==> flow/design.v <==
module mcs_bridge(
  input  [31:0] io_io_address,
  input         io_io_addr_strobe,
  input  [31:0] io_io_write_data,
  input         io_io_write_strobe,
  input  [3:0]  io_io_byte_enable,
  output [31:0] io_io_read_data,
  input         io_io_read_strobe,
  output        io_fp_video_cs,
                io_fp_mmio_cs,
                io_fp_write,
                io_fp_read,
  output [20:0] io_fp_addr,
  output [31:0] io_fp_wr_data,
  input  [31:0] io_fp_rd_data
);
  wire mcs_bridge_enable = io_io_address[31:24] == 8'hC0;
  assign io_io_read_data = io_fp_rd_data;
  assign io_fp_video_cs = mcs_bridge_enable & io_io_address[23];
  assign io_fp_mmio_cs = mcs_bridge_enable & ~(io_io_address[23]);
  assign io_fp_write = io_io_write_strobe;
  assign io_fp_read = io_io_read_strobe;
  assign io_fp_addr = io_io_address[22:2];
  assign io_fp_wr_data = io_io_write_data;
endmodule
module mmio_controller(
  input               io_fp_video_cs,
                      io_fp_mmio_cs,
                      io_fp_write,
                      io_fp_read,
  input  [20:0]       io_fp_addr,
  input  [31:0]       io_fp_wr_data,
  output [31:0]       io_fp_rd_data,
  output [63:0]       io_slot_cs,
  output [63:0][4:0]  io_slot_reg_addr,
  output [63:0][31:0] io_slot_write_data,
  output [63:0]       io_slot_write,
  input  [63:0][31:0] io_slot_read_data,
  output [63:0]       io_slot_read
);
  assign io_fp_rd_data = io_fp_read ? io_slot_read_data[io_fp_addr[10:5]] : 32'h0;
  assign io_slot_cs = io_fp_mmio_cs ? 64'h1 << io_fp_addr[10:5] : 64'h0;
  assign io_slot_reg_addr = {64{io_fp_addr[4:0]}};
  assign io_slot_write_data = {64{io_fp_wr_data}};
  assign io_slot_write = {64{io_fp_write}};
  assign io_slot_read = {64{io_fp_read}};
endmodule
module GPO(
  input                                          clock,
                                                 reset,
  input  [4:0]                                   slot_io_address,
  output [31:0]                                  slot_io_rd_data,
  input  [31:0]                                  slot_io_wr_data,
  input                                          slot_io_read,
                                                 slot_io_write,
                                                 slot_io_cs,
  output [15:0]                                  io
);
  reg [15:0] buf_gpo;
  always @(posedge clock) begin
    if (reset)
      buf_gpo <= 16'h0;
    else if (slot_io_write & slot_io_cs)
      buf_gpo <= slot_io_wr_data[15:0];
  end  
  assign slot_io_rd_data = {16'h0, buf_gpo};
  assign io = buf_gpo;
endmodule
module GPI(
  input         clock,
                reset,
  input  [4:0]  slot_io_address,
  output [31:0] slot_io_rd_data,
  input  [31:0] slot_io_wr_data,
  input         slot_io_read,
                slot_io_write,
                slot_io_cs,
  input  [15:0] io_data_in
);
  reg [31:0] buf_in;
  always @(posedge clock) begin
    if (reset)
      buf_in <= 32'h0;
    else
      buf_in <= {16'h0, io_data_in};
  end  
  assign slot_io_rd_data = buf_in;
endmodule
module timer(
  input         clock,
                reset,
  input  [4:0]  slot_io_address,
  output [31:0] slot_io_rd_data,
  input  [31:0] slot_io_wr_data,
  input         slot_io_read,
                slot_io_write,
                slot_io_cs
);
  reg [63:0] count;
  reg [31:0] config_reg;
  wire        wr_en = slot_io_write & slot_io_cs;
  always @(posedge clock) begin
    if (reset) begin
      count <= 64'h0;
      config_reg <= 32'h0;
    end
    else begin
      if (config_reg[0])
        count <= 64'h0;
      else if (wr_en & slot_io_address == 5'h1)
        count[31:0] <= slot_io_wr_data;
      else if (wr_en & slot_io_address == 5'h2)
        count[63:32] <= slot_io_wr_data;
      else if (config_reg[1])
        count <= count + 64'h1;
      if (slot_io_write & slot_io_cs & ~(|slot_io_address))
        config_reg <= slot_io_wr_data;
    end
  end  
  assign slot_io_rd_data =
    (|slot_io_address)
      ? (slot_io_address == 5'h1
           ? count[31:0]
           : slot_io_address == 5'h2 ? count[63:32] : 32'h0)
      : config_reg;
endmodule
module SevSegDisplay(
  input         clock,
                reset,
                io_enable_7seg,
  input  [31:0] io_display_data,
  output [7:0]  io_anode_select,
  output [6:0]  io_segs
);
  reg  [15:0]      anode_prescaler_c_value;
  reg  [2:0]       count;
  wire [7:0]       _GEN = io_enable_7seg ? ~(8'h1 << count) : 8'h1;
  wire [3:0]       digit =
    _GEN == 8'hFE
      ? io_display_data[3:0]
      : _GEN == 8'hFD
          ? io_display_data[7:4]
          : _GEN == 8'hFB
              ? io_display_data[11:8]
              : _GEN == 8'hF7
                  ? io_display_data[15:12]
                  : _GEN == 8'hEF
                      ? io_display_data[19:16]
                      : _GEN == 8'hDF
                          ? io_display_data[23:20]
                          : _GEN == 8'hBF
                              ? io_display_data[27:24]
                              : _GEN == 8'h7F ? io_display_data[31:28] : 4'h0;
  wire [6:0]       _GEN_0 = {3'h0, digit != 4'hE, 3'h6};
  wire [15:0][6:0] _GEN_1 =
    {{_GEN_0},
     {_GEN_0},
     {7'h21},
     {7'h46},
     {7'h3},
     {7'h8},
     {7'h10},
     {7'h0},
     {7'h78},
     {7'h2},
     {7'h12},
     {7'h19},
     {7'h30},
     {7'h24},
     {7'h79},
     {7'h40}};
  wire             anode_prescaler_wrap_wrap = anode_prescaler_c_value == 16'h9C3F;
  always @(posedge clock) begin
    if (reset) begin
      anode_prescaler_c_value <= 16'h0;
      count <= 3'h0;
    end
    else if (reset) begin
      anode_prescaler_c_value <= 16'h0;
      count <= 3'h0;
    end
    else begin
      if (io_enable_7seg) begin
        if (anode_prescaler_wrap_wrap)
          anode_prescaler_c_value <= 16'h0;
        else
          anode_prescaler_c_value <= anode_prescaler_c_value + 16'h1;
      end
      if (~reset & io_enable_7seg & anode_prescaler_wrap_wrap)
        count <= count + 3'h1;
    end
  end  
  assign io_anode_select = _GEN;
  assign io_segs = _GEN_1[digit];
endmodule
module SevSegDisplay_core(
  input                                                               clock,
                                                                      reset,
  input  [4:0]                                                        slot_io_address,
  output [31:0]                                                       slot_io_rd_data,
  input  [31:0]                                                       slot_io_wr_data,
  input                                                               slot_io_read,
                                                                      slot_io_write,
                                                                      slot_io_cs,
  output [14:0]                                                       io
);
  wire [7:0]  _seg7_io_anode_select;
  wire [6:0]  _seg7_io_segs;
  reg  [31:0] config_reg;
  wire        _GEN = slot_io_address == 5'h0;
  reg  [31:0] display_data;
  wire        _GEN_0 = slot_io_address == 5'h1;
  wire        wr_en = slot_io_write & slot_io_cs;
  always @(posedge clock) begin
    if (reset) begin
      config_reg <= 32'h0;
      display_data <= 32'h0;
    end
    else begin
      if (_GEN & wr_en)
        config_reg <= slot_io_wr_data;
      if (_GEN_0 & wr_en)
        display_data <= slot_io_wr_data;
    end
  end  
  SevSegDisplay seg7 (
    .clock           (clock),
    .reset           (reset),
    .io_enable_7seg  (config_reg[0]),
    .io_display_data (display_data),
    .io_anode_select (_seg7_io_anode_select),
    .io_segs         (_seg7_io_segs)
  );
  assign slot_io_rd_data = _GEN_0 ? display_data : _GEN ? config_reg : 32'h0;
  assign io = {_seg7_io_anode_select, _seg7_io_segs};
endmodule
module mmio_subsystem(
  input         clock,
                reset,
                io_fp_video_cs,
                io_fp_mmio_cs,
                io_fp_write,
                io_fp_read,
  input  [20:0] io_fp_addr,
  input  [31:0] io_fp_wr_data,
  output [31:0] io_fp_rd_data,
  input  [15:0] io_data_in,
  output [15:0] io_data_out,
  output [7:0]  io_anode_assert,
  output [6:0]  io_segs
);
  wire [31:0]       _sevenSegDisplay_slot_io_rd_data;
  wire [14:0]       _sevenSegDisplay_io;
  wire [31:0]       _timer_slot_io_rd_data;
  wire [31:0]       _gpi_slot_io_rd_data;
  wire [31:0]       _gpo_slot_io_rd_data;
  wire [15:0]       _gpo_io;
  wire [63:0]       _mmioController_io_slot_cs;
  wire [63:0][4:0]  _mmioController_io_slot_reg_addr;
  wire [63:0][31:0] _mmioController_io_slot_write_data;
  wire [63:0]       _mmioController_io_slot_write;
  wire [63:0]       _mmioController_io_slot_read;
  mmio_controller mmioController (
    .io_fp_video_cs     (io_fp_video_cs),
    .io_fp_mmio_cs      (io_fp_mmio_cs),
    .io_fp_write        (io_fp_write),
    .io_fp_read         (io_fp_read),
    .io_fp_addr         (io_fp_addr),
    .io_fp_wr_data      (io_fp_wr_data),
    .io_fp_rd_data      (io_fp_rd_data),
    .io_slot_cs         (_mmioController_io_slot_cs),
    .io_slot_reg_addr   (_mmioController_io_slot_reg_addr),
    .io_slot_write_data (_mmioController_io_slot_write_data),
    .io_slot_write      (_mmioController_io_slot_write),
    .io_slot_read_data
      ({{32'hFFFFFFFF},
        {32'hFFFFFFFF},
        {32'hFFFFFFFF},
        {32'hFFFFFFFF},
        {32'hFFFFFFFF},
        {32'hFFFFFFFF},
        {32'hFFFFFFFF},
        {32'hFFFFFFFF},
        {32'hFFFFFFFF},
        {32'hFFFFFFFF},
        {32'hFFFFFFFF},
        {32'hFFFFFFFF},
        {32'hFFFFFFFF},
        {32'hFFFFFFFF},
        {32'hFFFFFFFF},
        {32'hFFFFFFFF},
        {32'hFFFFFFFF},
        {32'hFFFFFFFF},
        {32'hFFFFFFFF},
        {32'hFFFFFFFF},
        {32'hFFFFFFFF},
        {32'hFFFFFFFF},
        {32'hFFFFFFFF},
        {32'hFFFFFFFF},
        {32'hFFFFFFFF},
        {32'hFFFFFFFF},
        {32'hFFFFFFFF},
        {32'hFFFFFFFF},
        {32'hFFFFFFFF},
        {32'hFFFFFFFF},
        {32'hFFFFFFFF},
        {32'hFFFFFFFF},
        {32'hFFFFFFFF},
        {32'hFFFFFFFF},
        {32'hFFFFFFFF},
        {32'hFFFFFFFF},
        {32'hFFFFFFFF},
        {32'hFFFFFFFF},
        {32'hFFFFFFFF},
        {32'hFFFFFFFF},
        {32'hFFFFFFFF},
        {32'hFFFFFFFF},
        {32'hFFFFFFFF},
        {32'hFFFFFFFF},
        {32'hFFFFFFFF},
        {32'hFFFFFFFF},
        {32'hFFFFFFFF},
        {32'hFFFFFFFF},
        {32'hFFFFFFFF},
        {32'hFFFFFFFF},
        {32'hFFFFFFFF},
        {32'hFFFFFFFF},
        {32'hFFFFFFFF},
        {32'hFFFFFFFF},
        {32'hFFFFFFFF},
        {32'hFFFFFFFF},
        {32'hFFFFFFFF},
        {32'hFFFFFFFF},
        {32'hFFFFFFFF},
        {32'hFFFFFFFF},
        {_sevenSegDisplay_slot_io_rd_data},
        {_timer_slot_io_rd_data},
        {_gpi_slot_io_rd_data},
        {_gpo_slot_io_rd_data}}),
    .io_slot_read       (_mmioController_io_slot_read)
  );
  GPO gpo (
    .clock           (clock),
    .reset           (reset),
    .slot_io_address (_mmioController_io_slot_reg_addr[6'h0]),
    .slot_io_rd_data (_gpo_slot_io_rd_data),
    .slot_io_wr_data (_mmioController_io_slot_write_data[6'h0]),
    .slot_io_read    (_mmioController_io_slot_read[0]),
    .slot_io_write   (_mmioController_io_slot_write[0]),
    .slot_io_cs      (_mmioController_io_slot_cs[0]),
    .io              (_gpo_io)
  );
  GPI gpi (
    .clock           (clock),
    .reset           (reset),
    .slot_io_address (_mmioController_io_slot_reg_addr[6'h1]),
    .slot_io_rd_data (_gpi_slot_io_rd_data),
    .slot_io_wr_data (_mmioController_io_slot_write_data[6'h1]),
    .slot_io_read    (_mmioController_io_slot_read[1]),
    .slot_io_write   (_mmioController_io_slot_write[1]),
    .slot_io_cs      (_mmioController_io_slot_cs[1]),
    .io_data_in      (io_data_in)
  );
  timer timer (
    .clock           (clock),
    .reset           (reset),
    .slot_io_address (_mmioController_io_slot_reg_addr[6'h2]),
    .slot_io_rd_data (_timer_slot_io_rd_data),
    .slot_io_wr_data (_mmioController_io_slot_write_data[6'h2]),
    .slot_io_read    (_mmioController_io_slot_read[2]),
    .slot_io_write   (_mmioController_io_slot_write[2]),
    .slot_io_cs      (_mmioController_io_slot_cs[2])
  );
  SevSegDisplay_core sevenSegDisplay (
    .clock           (clock),
    .reset           (reset),
    .slot_io_address (_mmioController_io_slot_reg_addr[6'h3]),
    .slot_io_rd_data (_sevenSegDisplay_slot_io_rd_data),
    .slot_io_wr_data (_mmioController_io_slot_write_data[6'h3]),
    .slot_io_read    (_mmioController_io_slot_read[3]),
    .slot_io_write   (_mmioController_io_slot_write[3]),
    .slot_io_cs      (_mmioController_io_slot_cs[3]),
    .io              (_sevenSegDisplay_io)
  );
  assign io_data_out = _gpo_io;
  assign io_anode_assert = _sevenSegDisplay_io[14:7];
  assign io_segs = _sevenSegDisplay_io[6:0];
endmodule
module Top(
  input         clock,
                reset,
  input  [31:0] io_address,
  input         io_addr_strobe,
  input  [31:0] io_write_data,
  input         io_write_strobe,
  input  [3:0]  io_byte_enable,
  input         io_read_strobe,
  output [31:0] io_read_data,
  input  [15:0] sw,
  output [15:0] led,
  output [7:0]  anode_assert,
  output [6:0]  segs
);
  wire [31:0] _mmioSubsystem_io_fp_rd_data;
  wire        _mcsBridge_io_fp_video_cs;
  wire        _mcsBridge_io_fp_mmio_cs;
  wire        _mcsBridge_io_fp_write;
  wire        _mcsBridge_io_fp_read;
  wire [20:0] _mcsBridge_io_fp_addr;
  wire [31:0] _mcsBridge_io_fp_wr_data;
  mcs_bridge mcsBridge (
    .io_io_address      (io_address),
    .io_io_addr_strobe  (io_addr_strobe),
    .io_io_write_data   (io_write_data),
    .io_io_write_strobe (io_write_strobe),
    .io_io_byte_enable  (io_byte_enable),
    .io_io_read_data    (io_read_data),
    .io_io_read_strobe  (io_read_strobe),
    .io_fp_video_cs     (_mcsBridge_io_fp_video_cs),
    .io_fp_mmio_cs      (_mcsBridge_io_fp_mmio_cs),
    .io_fp_write        (_mcsBridge_io_fp_write),
    .io_fp_read         (_mcsBridge_io_fp_read),
    .io_fp_addr         (_mcsBridge_io_fp_addr),
    .io_fp_wr_data      (_mcsBridge_io_fp_wr_data),
    .io_fp_rd_data      (_mmioSubsystem_io_fp_rd_data)
  );
  mmio_subsystem mmioSubsystem (
    .clock           (clock),
    .reset           (reset),
    .io_fp_video_cs  (_mcsBridge_io_fp_video_cs),
    .io_fp_mmio_cs   (_mcsBridge_io_fp_mmio_cs),
    .io_fp_write     (_mcsBridge_io_fp_write),
    .io_fp_read      (_mcsBridge_io_fp_read),
    .io_fp_addr      (_mcsBridge_io_fp_addr),
    .io_fp_wr_data   (_mcsBridge_io_fp_wr_data),
    .io_fp_rd_data   (_mmioSubsystem_io_fp_rd_data),
    .io_data_in      (sw),
    .io_data_out     (led),
    .io_anode_assert (anode_assert),
    .io_segs         (segs)
  );
endmodule
==> Tool chain data of Top <==
What the tools print for Top, step after step.
Line numbers count from 1 in the design file above.
Library cell names are shortened.
{ "inputs": {"top_module": "Top", "clock_port": "clock", "lib": "sky130hd", "lib_corner": "tt_025C_1v80"} }

==> Word level <==
Source: Yosys, flattened and elaborated, memories not mapped. Widths are those after wreduce. Registers that Yosys merges into a memory's read port (data or address) are not register bits. Print and check cells do not count. Equal cells are merged and count once.
{ "bits": {"reg_bits": 227, "latchBits": 0, "ramBits": 0, "romBits": 0, "clocked_rd_ports_x_width": 0, "memories": 0, "wordCells": 77} }
{ "classes": {"add_sub_neg": 3, "mul": 1, "n_div": 0, "compare": 0, "eq_ne": 14, "shifts": 4, "mux": 22, "bitwise": 16, "reduce_and_logical": 7} }
{ "ops": {"columns": ["cell", "n"], "rows": [
  ["variable part select 2048 x 12 -> 32 bit", 1],
  ["two-way mux 32 bit", 11],
  ["variable part select 112 x 32 -> 7 bit", 1],
  ["adder 64 x 1 -> 64 bit (second input constant)", 1],
  ["== test 8 bit (second input constant)", 8],
  ["two-way mux 4 bit", 9],
  ["multiplier 4 x 3 -> 7 bit (second input constant)", 1],
  ["adder 16 x 1 -> 16 bit (second input constant)", 1],
  ["== test 16 bit (second input constant)", 1],
  ["two-way mux 16 bit", 1],
  ["AND 1 bit", 11],
  ["<< shifter 1 x 3 -> 8 bit (first input constant)", 1],
  ["== test 8 x 7 -> 1 bit (second input constant)", 1],
  ["inverter 8 bit", 1],
  ["two-way mux 8 bit", 1],
  ["<< shifter 1 x 6 -> 4 bit (first input constant)", 1],
  ["== test 5 x 1 -> 1 bit (second input constant)", 1],
  ["== test 5 x 2 -> 1 bit (second input constant)", 1],
  ["zero test 5 bit", 1],
  ["OR reduction 5 bit", 1],
  ["inverter 1 bit", 4],
  ["AND reduction 2 bit", 2],
  ["nonzero test 2 bit", 2],
  ["inequality test 4 bit (second input constant)", 1],
  ["adder 3 x 1 -> 3 bit (second input constant)", 1],
  ["inequality test 2 bit (second input constant)", 1],
  ["OR reduction 2 bit", 1]
]} }

==> Depth <==
Longest topological path by Yosys (ltp), each cell counted once; first at word level (registers and memories cut), then after technology mapping (sequential cells cut; the memories' decode and read muxes count).
{ "depth": {"depth_word": 14, "ABC_AREA": 1, "ltp_mapped": 17, "mapped_depth_nobuf": 17} }

==> Synthesis result <==
The flow's flattened synthesis, as Yosys stat reports it; memories are mapped. The netlist is that of the ABC_AREA named above (0 if unset); the other value can give another one.
{ "mapped": {"stdcells": 1965, "synth_area_um2": 12602.1, "seqArea_um2": 4224.1, "ffs": 211, "buf_cells": 100} }
{ "types": {"columns": ["cell", "n"], "rows": [
  ["dfxtp_1", 211],
  ["nand2_1", 312],
  ["inv_1", 298],
  ["a21oi_1", 215],
  ["o21ai_0", 175],
  ["nor2_1", 189],
  ["nand3_1", 135],
  ["o221ai_1", 48],
  ["nand4_1", 46],
  ["nor3_1", 56],
  ["clkbuf_1", 74],
  ["o22ai_1", 29],
  ["ha_1", 13],
  ["xor2_1", 17],
  ["a31oi_1", 22],
  ["o211ai_1", 14],
  ["a211oi_1", 12],
  ["xnor2_1", 7]
]} }
Not listed: further types 25, cells in them 92.

==> Worst setup path after synthesis <==
Path of least setup slack by OpenSTA after synthesis, without wires, with an ideal clock, recovery checks aside; 20% of the period is set as input and as output delay. Where synthesis merged equal registers, the netlist keeps one of their names.
{ "synth_timing": {"path_type": "flip-flop to output port", "startpoint": "reg mmioSubsystem.sevenSegDisplay.seg7.count[0]", "endpoint": "out segs[3]", "clock_period_ns": 4.5, "output_delay_ns": 0.900, "launch_ns": 0.000, "arrival_time_ns": 2.507, "required_ns": 3.600, "setup_slack_ns": 1.093, "delay_ns": 2.507, "path_stages": 16, "n_path_buf": 1, "period_less_setup_slack_ns": 3.407} }
"delay_ns" is the arrival time less input delay plus setup time.
A path that ends at an output port has no setup time.
"path_stages" counts driving pins, that of a launching flip-flop among them; a cell with two outputs on the path counts twice.
"period_less_setup_slack_ns" is the clock period less the worst setup slack; recovery checks do not enter. This is arithmetic on one report: input and output delays are still those of the set period (20% each).
Between the ends stands the longest chain of elaborated cells between them, by number of cells; it is not shown to be the way that was timed. Of several equally long chains one is given.
Each line given opens the expression or statement behind the cell; cells for indexed reads and writes are added by Yosys, which also makes memories of some case tables.
At most two assigning lines are given for a register; there are more.
{ "synth_between": {"path_cell_list": "dfxtp_1 ha_1 ha_1 nor2_1 nand2_2 nor2_4 buf_2 nand3_1 nand3_1 o21bai_1 nand4_1 inv_1 ha_1 o21ai_0 nand2_1 nand2_1", "elab_chain_cells": 14} }
{ "synth_rtl": {"columns": ["element", "line_no", "text"], "rows": [
  ["start, declared", 136, "reg  [2:0]       count;"],
  ["start, assigned", 176, "count <= 3'h0;"],
  ["start, assigned", 190, "count <= count + 3'h1;"],
  ["<< shifter 1 x 3 -> 8 bit", 137, "wire [7:0]       _GEN = io_enable_7seg ? ~(8'h1 << count) : 8'h1;"],
  ["inverter 8 bit", 137, null],
  ["two-way mux 8 bit", 137, null],
  ["== test 8 x 7 -> 1 bit", 153, ": _GEN == 8'h7F ? io_display_data[31:28] : 4'h0;"],
  ["two-way mux 4 bit", 153, null],
  ["two-way mux 4 bit", 151, ": _GEN == 8'hBF"],
  ["two-way mux 4 bit", 149, ": _GEN == 8'hDF"],
  ["two-way mux 4 bit", 147, ": _GEN == 8'hEF"],
  ["two-way mux 4 bit", 145, ": _GEN == 8'hF7"],
  ["two-way mux 4 bit", 143, ": _GEN == 8'hFB"],
  ["two-way mux 4 bit", 141, ": _GEN == 8'hFD"],
  ["two-way mux 4 bit", 139, "_GEN == 8'hFE"],
  ["multiplier 4 x 3 -> 7 bit", 194, "assign io_segs = _GEN_1[digit];"],
  ["variable part select 112 x 32 -> 7 bit", 194, null],
  ["end, declared", 402, "output [6:0]  segs"]
]} }
Nets of the timed path that keep an RTL name, with a line that drives or declares them; the list need not be complete.
{ "synth_nets": {"columns": ["net", "line_no"], "rows": [
  ["anode_assert[3]", 137]
]} }

==> Worst path after layout <==
From the final timing report of job 1: the path of least setup slack in the routed layout; clock arrival at registers is part of the times.
{ "layout_timing": {"path_type": "input port to output port", "startpoint": "in io_address[5]", "endpoint": "out io_read_data[14]", "clock_period_ns": 3.82, "output_delay_ns": 0.76, "launch_ns": 0.76, "arrival_time_ns": 3.19, "required_ns": 3.06, "setup_slack_ns": -0.13, "path_stages": 10, "n_path_buf": 4} }
Between the ends stands the longest chain of elaborated cells between them, by number of cells; it is not shown to be the way that was timed. Of several equally long chains one is given.
{ "layout_between": {"path_cell_list": "clkdlybuf4s50_1 or2_1 inv_1 nand3_2 buf_6 buf_4 nor2_1 o221ai_1 a31oi_2 clkdlybuf4s50_1", "elab_chain_cells": 6} }
{ "layout_rtl": {"columns": ["element", "line_no", "text"], "rows": [
  ["start, declared", 392, "input  [31:0] io_address,"],
  ["== test 5 x 2 -> 1 bit", 124, ": slot_io_address == 5'h2 ? count[63:32] : 32'h0)"],
  ["two-way mux 32 bit", 124, null],
  ["two-way mux 32 bit", 122, "? (slot_io_address == 5'h1"],
  ["two-way mux 32 bit", 121, "(|slot_io_address)"],
  ["variable part select 2048 x 12 -> 32 bit", 41, "assign io_fp_rd_data = io_fp_read ? io_slot_read_data[io_fp_addr[10:5]] : 32'h0;"],
  ["two-way mux 32 bit", 41, null],
  ["end, declared", 398, "output [31:0] io_read_data,"]
]} }

==> results <==
Top through Yosys and OpenROAD on sky130hd: 6 stored runs, unordered, with their settings and measured results. The constraints put input and output delay at 20% of the set period each and load the outputs with 0.01 pF.
By "clock period achieved" is meant the clock period of the run minus its worst setup slack. This is arithmetic on one report: input and output delays are still those of the set period (20% each).
By "time on the worst setup path" is meant the share of the clock period that the worst setup path is allowed (20% is reserved at inputs, 20% at outputs), minus its slack. Clock arrival times at its registers enter into it.
"total power after layout" rests on the timing tool's default activity at the inputs, not on a simulated workload.

==> job 1: settings <==
{ "ABC_AREA": 1, "CAP_MARGIN": 5, "CELL_PAD_IN_SITES_DETAIL_PLACEMENT": 1, "CELL_PAD_IN_SITES_GLOBAL_PLACEMENT": 1, "CORE_ASPECT_RATIO": 1.06, "CORE_UTILIZATION": 38, "HOLD_SLACK_MARGIN": 0.2, "MAX_ROUTING_LAYER": "met5", "MIN_ROUTING_LAYER": "met1", "PLACE_DENSITY_LB_ADDON": 0.19, "SLEW_MARGIN": 0, "TNS_END_PERCENT": 20, "period_ns": 3.82, "CORE_MARGIN": 2 }
==> job 1: results <==
overall die area: 34636.7 um^2
setup slack of the worst path: -0.134 ns
total negative slack on setup checks: -0.780 ns
worst hold slack: 0.446 ns
clock period achieved: 3.954 ns
area of the synthesized netlist: 12602.1 um^2
time on the worst setup path: 2.43 ns
worst path kind: input port to output port
standard-cell area of the final layout: 16057.9 um^2
total power after layout: 0.005102 W

==> job 2: settings <==
{ "CORE_UTILIZATION": 17, "period_ns": 4.45, "CAP_MARGIN": 20, "CORE_MARGIN": 2, "SLEW_MARGIN": 20 }
==> job 2: results <==
overall die area: 70907.7 um^2
setup slack of the worst path: 0.067 ns
total negative slack on setup checks: 0.000 ns
worst hold slack: 0.450 ns
clock period achieved: 4.383 ns
area of the synthesized netlist: 11695.0 um^2
time on the worst setup path: 2.60 ns
worst path kind: input port to output port
standard-cell area of the final layout: 15662.5 um^2
total power after layout: 0.004386 W

==> job 3: settings <==
{ "ABC_AREA": 1, "CELL_PAD_IN_SITES_DETAIL_PLACEMENT": 2, "CORE_UTILIZATION": 66, "CTS_CLUSTER_DIAMETER": 188, "PLACE_DENSITY_LB_ADDON": 0.06, "SETUP_SLACK_MARGIN": 0.7, "TNS_END_PERCENT": 25, "period_ns": 3.12, "CAP_MARGIN": 20, "CORE_MARGIN": 2, "SLEW_MARGIN": 20 }
==> job 3: results <==
incomplete, placement halted on a tool error

==> job 4: settings <==
{ "CORE_UTILIZATION": 40, "SETUP_SLACK_MARGIN": 1.03, "period_ns": 4.45, "CAP_MARGIN": 20, "CORE_MARGIN": 2, "SLEW_MARGIN": 20 }
==> job 4: results <==
overall die area: 30621.5 um^2
setup slack of the worst path: 0.183 ns
total negative slack on setup checks: 0.000 ns
worst hold slack: 0.450 ns
clock period achieved: 4.267 ns
area of the synthesized netlist: 11695.0 um^2
time on the worst setup path: 3.38 ns
worst path kind: flip-flop to output port
standard-cell area of the final layout: 15582.4 um^2
total power after layout: 0.004171 W

==> job 5: settings <==
{ "CORE_UTILIZATION": 40, "period_ns": 4.5, "CAP_MARGIN": 20, "CORE_MARGIN": 2, "SLEW_MARGIN": 20 }
==> job 5: results <==
overall die area: 30621.5 um^2
setup slack of the worst path: 0.084 ns
total negative slack on setup checks: 0.000 ns
worst hold slack: 0.451 ns
clock period achieved: 4.416 ns
area of the synthesized netlist: 11695.0 um^2
time on the worst setup path: 2.62 ns
worst path kind: input port to output port
standard-cell area of the final layout: 14705.4 um^2
total power after layout: 0.004388 W

==> job 6: settings <==
{ "ABC_AREA": 1, "CAP_MARGIN": 5, "CELL_PAD_IN_SITES_DETAIL_PLACEMENT": 1, "CELL_PAD_IN_SITES_GLOBAL_PLACEMENT": 1, "CORE_ASPECT_RATIO": 1.06, "CORE_UTILIZATION": 22, "HOLD_SLACK_MARGIN": 0.2, "MAX_ROUTING_LAYER": "met5", "MIN_ROUTING_LAYER": "met1", "PLACE_DENSITY_LB_ADDON": 0.19, "SETUP_SLACK_MARGIN": -0.09, "SLEW_MARGIN": 40, "TNS_END_PERCENT": 20, "period_ns": 3.82, "CORE_MARGIN": 2 }
==> job 6: results <==
overall die area: 59213.2 um^2
setup slack of the worst path: -0.196 ns
total negative slack on setup checks: -2.053 ns
worst hold slack: 0.443 ns
clock period achieved: 4.016 ns
area of the synthesized netlist: 12602.1 um^2
time on the worst setup path: 2.49 ns
worst path kind: input port to output port
standard-cell area of the final layout: 16731.0 um^2
total power after layout: 0.005501 W
